==> flow/design.v <==
module ControlUnit(
  input  [5:0] io_opcode,
  output       io_output0,
  output       io_output1,
  output       io_output2,
  output       io_output3,
  output       io_output4,
  output       io_output5
);
  assign io_output0 = io_opcode[0];
  assign io_output1 = io_opcode[1];
  assign io_output2 = io_opcode[2];
  assign io_output3 = io_opcode[3];
  assign io_output4 = io_opcode[4];
  assign io_output5 = io_opcode[5];
endmodule
module ALU(
  input  [5:0]  io_sel,
  input  [31:0] io_oper1,
  input  [31:0] io_oper2,
  output reg        io_comparisonResult,
  output reg [31:0] io_result
);
  wire [63:0] product = io_oper1 * io_oper2;
  always @(*) begin
    io_result = 32'h0;
    io_comparisonResult = 1'b0;
    case (io_sel)
      6'b010000: io_result = io_oper1 + io_oper2;           
      6'b010001: io_result = io_oper1 + io_oper2;           
      6'b010010: io_result = io_oper1 - io_oper2;           
      6'b100000: io_result = product[31:0];                 
      6'b000100: io_comparisonResult = 1'b1;                
      6'b000101: io_comparisonResult = io_oper1 == io_oper2;  
      6'b000110: io_comparisonResult = io_oper1 < io_oper2;   
      6'b001000: io_result = io_oper2;                      
      6'b001001: io_result = io_oper1;                      
      6'b001010: io_result = io_oper1;                      
      default: ;
    endcase
  end
endmodule
module RegisterFile(
  input         clock,
  input  [4:0]  io_aSel,
  input  [4:0]  io_bSel,
  input  [31:0] io_writeData,
  input  [4:0]  io_writeSel,
  input         io_writeEnable,
  output [31:0] io_a,
  output [31:0] io_b
);
  reg [31:0] regs [0:31];
  always @(posedge clock) begin
    if (io_writeEnable) begin
      regs[io_writeSel] <= io_writeData;
    end
  end
  assign io_a = regs[io_aSel];
  assign io_b = regs[io_bSel];
endmodule
module ProgramCounter(
  input         clock,
  input         reset,
  input         io_stop,
  input         io_jump,
  input         io_run,
  input  [15:0] io_programCounterJump,
  output [15:0] io_programCounter
);
  reg  [15:0] countReg;
  wire [15:0] adderOutput = countReg + 16'h1;
  wire        stopped = io_stop | ~io_run;
  assign io_programCounter = countReg;
  always @(posedge clock) begin
    if (reset) begin
      countReg <= 16'h0;
    end else if (!stopped) begin
      if (io_jump) begin
        countReg <= io_programCounterJump;
      end else begin
        countReg <= adderOutput;
      end
    end
  end
endmodule
module CPUTop(
  input         clock,
  input         reset,
  input         run,
  output        done,
  output [15:0] imem_addr,
  input  [31:0] imem_rdata,
  output [15:0] dmem_addr,
  input  [31:0] dmem_rdata,
  output        dmem_we,
  output [31:0] dmem_wdata
);
  wire [15:0] pc;
  wire [31:0] instruction = imem_rdata;
  wire [5:0]  opcode = instruction[31:26];
  wire [15:0] data = instruction[15:0];
  wire cu0, cu1, cu2, cu3, cu4, cu5;
  wire [31:0] regA, regB, aluResult;
  wire        cmp;
  wire isSD  = opcode == 6'b001001;
  wire isLD  = opcode == 6'b001010;
  wire isEND = opcode == 6'b111111;
  wire isImm = (opcode == 6'b010000) | (opcode == 6'b001000);
  ControlUnit controlUnit(
    .io_opcode(opcode),
    .io_output0(cu0), .io_output1(cu1), .io_output2(cu2),
    .io_output3(cu3), .io_output4(cu4), .io_output5(cu5)
  );
  wire swapSel = cu2 | isSD;
  wire [4:0] aSel = swapSel ? instruction[25:21] : instruction[20:16];
  wire [4:0] bSel = swapSel ? instruction[20:16] : instruction[15:11];
  wire active = run & ~reset;
  wire regWE = active & (isLD | ((cu5 | cu4 | cu3) & ~isSD & ~isEND));
  wire [31:0] regWD = (isSD | isLD) ? dmem_rdata : aluResult;
  RegisterFile registerFile(
    .clock(clock),
    .io_aSel(aSel), .io_bSel(bSel),
    .io_writeData(regWD), .io_writeSel(instruction[25:21]),
    .io_writeEnable(regWE),
    .io_a(regA), .io_b(regB)
  );
  ALU alu(
    .io_sel(opcode),
    .io_oper1(regA),
    .io_oper2(isImm ? {16'h0, data} : regB),
    .io_comparisonResult(cmp),
    .io_result(aluResult)
  );
  ProgramCounter programCounter(
    .clock(clock), .reset(reset),
    .io_stop(isEND),
    .io_jump(cu2 & cmp),
    .io_run(run),
    .io_programCounterJump(data),
    .io_programCounter(pc)
  );
  assign imem_addr  = pc;
  assign dmem_addr  = isLD ? regA[15:0] : regB[15:0];
  assign dmem_we    = active & isSD;
  assign dmem_wdata = aluResult;
  assign done       = ~run | isEND;
endmodule
# ---- From RTL to reports: CPUTop
# Tool output for the design above, in the order of the flow.
# Lines are those of the file above, counted from 1.
# Operators carry their Yosys type and port widths (W data, S select, Z words).
# Cell names lack the library's common part.
# Not given: n/a
dict set report design {
  design {CPUTop}
  clk_port {clock}
  cell_library {sky130hd}
  pvt_corner {tt_025C_1v80}
}

# ---- Word-level counts
# Yosys after proc, flatten, opt, wreduce and memory -nomap, before mapping. Enables and synchronous resets that opt folds into registers are not counted as muxes. Memory bits, and registers merged into a memory's read port (data or address), are not among the register bits. Print and check cells are not counted. Equal cells are merged and count once.
# Memory sizes are those after Yosys's memory passes, which may raise the word count (mostly to a power of two), join words into wider ones and drop unused or constant bits.
dict set report op_classes {
  n_addsub 3
  mul 1
  cmp 1
  equal 12
  mux 11
  bitwise 17
  reduce_logical 2
}
# cell count
set op_table {}
lappend op_table {{$mul A32 B32 Y32} 1}
lappend op_table {{$pmux W32 S5} 1}
lappend op_table {{$mux W32} 3}
lappend op_table {{$add A32 B32 Y32} 1}
lappend op_table {{$sub A32 B32 Y32} 1}
lappend op_table {{$lt A32 B32 Y1} 1}
lappend op_table {{$eq A32 B32 Y1} 1}
lappend op_table {{$mux W16} 2}
lappend op_table {{$eq A6 B3 Y1 const B} 3}
lappend op_table {{$eq A6 B4 Y1 const B} 3}
lappend op_table {{$eq A6 B5 Y1 const B} 3}
lappend op_table {{$add A16 B1 Y16 const B} 1}
lappend op_table {{$mux W5} 3}
lappend op_table {{$eq A6 B6 Y1 const B} 2}
lappend op_table {{$or A1 B1 Y1} 7}
lappend op_table {{$and A1 B1 Y1} 6}
lappend op_table {{$not A1 Y1} 4}
lappend op_table {{$reduce_or A2 Y1} 2}
lappend op_table {{$pmux W1 S3} 1}
lappend op_table {{$mux W1} 1}
dict set report word_totals {
  register_bits 16
  mem_bits_rw 1024
  n_memories 1
  inputBits 67
  output_inout_bits 66
  word_cells 49
}
# memory size word_bits rd write_ports line
set memory_table {}
lappend memory_table {registerFile.regs 32 32 2 1 53} ;# reg [31:0] regs [0:31];

# ---- Logic depth
# Longest topological path by Yosys (ltp), each cell counted once; first at word level (registers and memories cut), then after technology mapping (sequential cells cut; the memories' decode and read muxes count).
dict set report logic_depth {
  depth_word 7
  ABC_AREA 0
  mapped_depth 48
  depth_no_buf 38
}

# ---- Synthesis result
# Yosys stat after the flow's synthesis: flattened, memories mapped to cells. It holds for the ABC_AREA given above (unset counts as 0); a run with the other value may have another netlist.
dict set report mapped {
  stdcells 7199
  mapped_area_um2 71636.2
  sequential_area_um2 31069.8
  ff_cells 1040
  n_buf 507
}
# cell_type count area_total_um2
set by_type {}
lappend by_type {edfxtp_1 1024 3.07E+04}
lappend by_type {fa_1 410 8.21E+03}
lappend by_type {nand2_1 1603 6.02E+03}
lappend by_type {ha_1 188 2.35E+03}
lappend by_type {mux2i_1 198 1.98E+03}
lappend by_type {inv_1 511 1918.09}
lappend by_type {nand3_1 376 1.88E+03}
lappend by_type {nor2_1 488 1.83E+03}
lappend by_type {a211oi_1 197 1.48E+03}
lappend by_type {and3_1 237 1.48E+03}
lappend by_type {buf_2 207 1.04E+03}
lappend by_type {a31oi_1 156 975.936}
lappend by_type {a311oi_1 108 945.907}
lappend by_type {a21oi_1 184 920.883}
lappend by_type {clkbuf_1 179 671.894}
lappend by_type {o21ai_0 109 545.523}
lappend by_type {xnor2_1 60 525.504}
lappend by_type {buf_4 59 442.925}
# Not listed: further types 85, cells in them 905.
# The figures by module come from a second, unflattened synthesis with its own total; it is not the netlist above.
dict set report hier_totals {
  hier_cells 5985
  hier_area_um2 70931.8
}
# Rows give one instance, submodules left out.
# mod n_inst n_cells area_um2 mod_seq_area_um2
set by_module {}
lappend by_module {RegisterFile 1 3386 48789.3 30749.5}
lappend by_module {ALU 1 2341 19751.4 0.0}
lappend by_module {CPUTop 1 117 1298.7 0.0}
lappend by_module {ProgramCounter 1 135 1047.3 320.3}
lappend by_module {ControlUnit 1 6 45.0 0.0}

# ---- Worst setup path after synthesis
# OpenSTA on the mapped netlist: ideal clock, no wires. The path of least setup slack (recovery checks aside). Input and output delay are each 20% of the period. Register names are those of the netlist, which keeps one name where synthesis merged equal registers.
dict set report synth_timing {
  kind {in2out}
  start {in imem_rdata[30]}
  end {out dmem_wdata[30]}
  clock_period_ns 17.5
  input_delay_ns 3.500
  output_delay_ns 3.500
  launch_ns 3.500
  arrival_ns 13.421
  required_ns 14.000
  slack_ns 0.579
  path_delay_ns 9.921
  path_stages 41
  n_path_buf 7
  synth_period_reached_ns 16.921
}
# "path_delay_ns" = arrival - input delay + setup time.
# At an output port there is no setup time.
# "path_stages" counts driving pins, that of a launching flip-flop among them; a cell with two outputs on the path counts twice.
# "synth_period_reached_ns" = period - worst setup slack (recovery checks aside). The figure is calculated, with input and output delays left at 20% of the set period.
# The rows between start and end are the longest chain of elaborated cells between them; the timing report does not say that the signal goes this way. Where chains are equally long, one stands for them.
# A line is the first line of the expression or statement that the cell stems from. Yosys adds cells for indexed reads and writes and turns some case tables into memories.
# The chain passes a memory read, where the word-level depth is cut; so it can be longer than that depth.
dict set report synth_via {
  path_cell_list {buf_2 > nor3_4 > mux2_4 > nand2_1 > buf_6 > buf_6 > buf_2 > buf_2 > clkbuf_1 > nand2_1 > a311oi_1 > a31o_2 > o22ai_1 > a211oi_1 > clkinv_1 > clkbuf_1 > nor2_1 > fa_1 > [5 not listed] > fa_1 > inv_1 > fa_1 > inv_1 > fa_1 > fa_1 > ha_1 > o21a_1 > o21ai_0 > nand2b_1 > a31oi_1 > o21ai_0 > a41o_1 > or2_2 > a2111oi_0 > mux2_2 > nor4_1 > o21ai_0}
  elab_chain_cells 7
  cells_between 19
  cone_classes {2 x add/sub; 1 x mul; 7 x eq/ne; 4 x mux; 2 x logic; 2 x reduce/logical; 1 x memory}
}
# element line
set synth_rtl {}
lappend synth_rtl {{from (decl)} 93} ;# input  [31:0] imem_rdata,
lappend synth_rtl {{$eq A6 B4 Y1} 106} ;# wire isSD  = opcode == 6'b001001;
lappend synth_rtl {{$or A1 B1 Y1} 115} ;# wire swapSel = cu2 | isSD;
lappend synth_rtl {{$mux W5} 117} ;# wire [4:0] bSel = swapSel ? instruction[20:16] : instruction[15:11];
lappend synth_rtl {{$mem_v2 Z32 W32} 53} ;# reg [31:0] regs [0:31];
lappend synth_rtl {{$mux W32} 131} ;# .io_oper2(isImm ? {16'h0, data} : regB),
lappend synth_rtl {{$mul A32 B32 Y32} 24}
lappend synth_rtl {{$pmux W32 S5} 28} ;# case (io_sel)
lappend synth_rtl {{to (decl)} 97} ;# output [31:0] dmem_wdata

# ---- Path in the finished layout
# Path of least setup slack in the final report of flow run C (OpenROAD, finished layout, wires in). Where an end is a register, its clock arrival counts in the times.
dict set report layout_timing {
  kind {in2out}
  start {in imem_rdata[11]}
  end {out dmem_wdata[31]}
  clock_period_ns 17.4
  input_delay_ns 3.48
  output_delay_ns 3.48
  launch_ns 3.48
  arrival_ns 13.72
  required_ns 13.92
  slack_ns 0.20
  path_stages 37
  n_path_buf 9
}
# The rows between start and end are the longest chain of elaborated cells between them; the timing report does not say that the signal goes this way. Where chains are equally long, one stands for them.
# The chain passes a memory read, where the word-level depth is cut; so it can be longer than that depth.
dict set report layout_via {
  path_cell_list {clkdlybuf4s50_1 > mux2_8 > buf_4 > buf_4 > buf_6 > buf_8 > and3_1 > a311oi_1 > o21ai_0 > o221ai_2 > buf_12 > inv_1 > buf_12 > nor2_1 > fa_1 > inv_1 > fa_1 > fa_1 > fa_1 > fa_1 > fa_1 > fa_1 > fa_1 > xnor2_2 > xnor2_2 > xnor2_2 > xnor2_1 > xnor2_1 > xnor2_1 > xnor2_1 > xnor3_1 > xnor3_1 > xor2_2 > nand2_2 > nand3b_1 > buf_6 > clkdlybuf4s15_2}
  elab_chain_cells 5
  cells_between 7
  cone_classes {2 x add/sub; 1 x mul; 3 x mux; 1 x memory}
}
# element line
set layout_rtl {}
lappend layout_rtl {{from (decl)} 93} ;# input  [31:0] imem_rdata,
lappend layout_rtl {{$mux W5} 117} ;# wire [4:0] bSel = swapSel ? instruction[20:16] : instruction[15:11];
lappend layout_rtl {{$mem_v2 Z32 W32} 53} ;# reg [31:0] regs [0:31];
lappend layout_rtl {{$mux W32} 131} ;# .io_oper2(isImm ? {16'h0, data} : regB),
lappend layout_rtl {{$mul A32 B32 Y32} 24}
lappend layout_rtl {{$pmux W32 S5} 28} ;# case (io_sel)
lappend layout_rtl {{to (decl)} 97} ;# output [31:0] dmem_wdata

# Flow runs of CPUTop

Below are 3 stored runs of the flow (Yosys, OpenROAD; platform sky130hd) on CPUTop, each with its settings and what was measured, unordered. Constraints: input delay and output delay 20% of the set period each, output load 0.01 pF.
By "period_reached_ns" is meant the clock period of the run minus its worst setup slack. This is arithmetic on one report: input and output delays are still those of the set period (20% each).
By "worst_path_time_ns" is meant the share of the clock period that the worst setup path is allowed (20% is reserved at inputs, 20% at outputs), minus its slack. Clock arrival times at its registers enter into it.

# flow run A
==> flow/run.sh <==
#!/bin/bash
# the make line also repeats the synthesis and layout settings of config.mk as NAME=value (left out here)
make -C /OpenROAD-flow-scripts/flow DESIGN_CONFIG=/design/flow/config.mk WORK_HOME=/design/flow/orfs CLKGATE_MAP_FILE= finish
==> flow/config.mk <==
export PLATFORM = sky130hd
export DESIGN_NAME = CPUTop
export DESIGN_NICKNAME = CPUTop
export VERILOG_FILES = /design/flow/design.v
export SDC_FILE = /design/flow/constraint.sdc
export NUM_CORES = 4
export LEC_CHECK = 0
export CAP_MARGIN = 20
export CORE_MARGIN = 4
export CORE_UTILIZATION = 26
export CTS_CLUSTER_SIZE = 84
export GPL_ROUTABILITY_DRIVEN = 0
export MAX_ROUTING_LAYER = met4
export MIN_ROUTING_LAYER = met2
export PLACE_DENSITY_LB_ADDON = 0.3
export SLEW_MARGIN = 40
==> flow/constraint.sdc <==
create_clock -name core_clock -period 9.94 [get_ports {clock}]
set_input_delay 1.9880 -clock core_clock [delete_from_list [all_inputs] [get_ports {clock}]]
set_output_delay 1.9880 -clock core_clock [all_outputs]
set_load 0.01 [all_outputs]

==> flow run A: results <==
outcome="incomplete, routing halted on GRT-0232"

# flow run B
==> flow/run.sh <==
#!/bin/bash
# the make line also repeats the synthesis and layout settings of config.mk as NAME=value (left out here)
make -C /OpenROAD-flow-scripts/flow DESIGN_CONFIG=/design/flow/config.mk WORK_HOME=/design/flow/orfs CLKGATE_MAP_FILE= finish
==> flow/config.mk <==
export PLATFORM = sky130hd
export DESIGN_NAME = CPUTop
export DESIGN_NICKNAME = CPUTop
export VERILOG_FILES = /design/flow/design.v
export SDC_FILE = /design/flow/constraint.sdc
export NUM_CORES = 4
export LEC_CHECK = 0
export CAP_MARGIN = 20
export CELL_PAD_IN_SITES_DETAIL_PLACEMENT = 2
export CORE_ASPECT_RATIO = 1.34
export CORE_MARGIN = 8
export CORE_UTILIZATION = 40
export CTS_CLUSTER_SIZE = 59
export GPL_TIMING_DRIVEN = 1
export HOLD_SLACK_MARGIN = 0.23
export MAX_ROUTING_LAYER = met5
export MIN_ROUTING_LAYER = met2
export PLACE_DENSITY_LB_ADDON = 0.12
export SETUP_SLACK_MARGIN = 1.68
export SLEW_MARGIN = 20
export TNS_END_PERCENT = 25
==> flow/constraint.sdc <==
create_clock -name core_clock -period 13.3 [get_ports {clock}]
set_input_delay 2.6600 -clock core_clock [delete_from_list [all_inputs] [get_ports {clock}]]
set_output_delay 2.6600 -clock core_clock [all_outputs]
set_load 0.01 [all_outputs]

==> flow run B: results <==
outcome="incomplete, routing halted on GRT-0232"

# flow run C
==> flow/run.sh <==
#!/bin/bash
# the make line also repeats the synthesis and layout settings of config.mk as NAME=value (left out here)
make -C /OpenROAD-flow-scripts/flow DESIGN_CONFIG=/design/flow/config.mk WORK_HOME=/design/flow/orfs CLKGATE_MAP_FILE= finish
==> flow/config.mk <==
export PLATFORM = sky130hd
export DESIGN_NAME = CPUTop
export DESIGN_NICKNAME = CPUTop
export VERILOG_FILES = /design/flow/design.v
export SDC_FILE = /design/flow/constraint.sdc
export NUM_CORES = 4
export LEC_CHECK = 0
export CAP_MARGIN = 20
export CORE_MARGIN = 2
export CORE_UTILIZATION = 40
export SLEW_MARGIN = 20
==> flow/constraint.sdc <==
create_clock -name core_clock -period 17.4 [get_ports {clock}]
set_input_delay 3.4800 -clock core_clock [delete_from_list [all_inputs] [get_ports {clock}]]
set_output_delay 3.4800 -clock core_clock [all_outputs]
set_load 0.01 [all_outputs]

==> flow run C: results <==
period_reached_ns=17.205
tns_ns=0.000
total_die_area_um2=182491.0
worst_path_time_ns=10.24
timing.worst_path_kind="in2out"
hold_worst_slack_ns=0.519
synth_chip_area_um2=71636.2
timing.setup.ws_ns=0.195
cell_area_final_um2=88558.7
post_route_util_pct=49.7
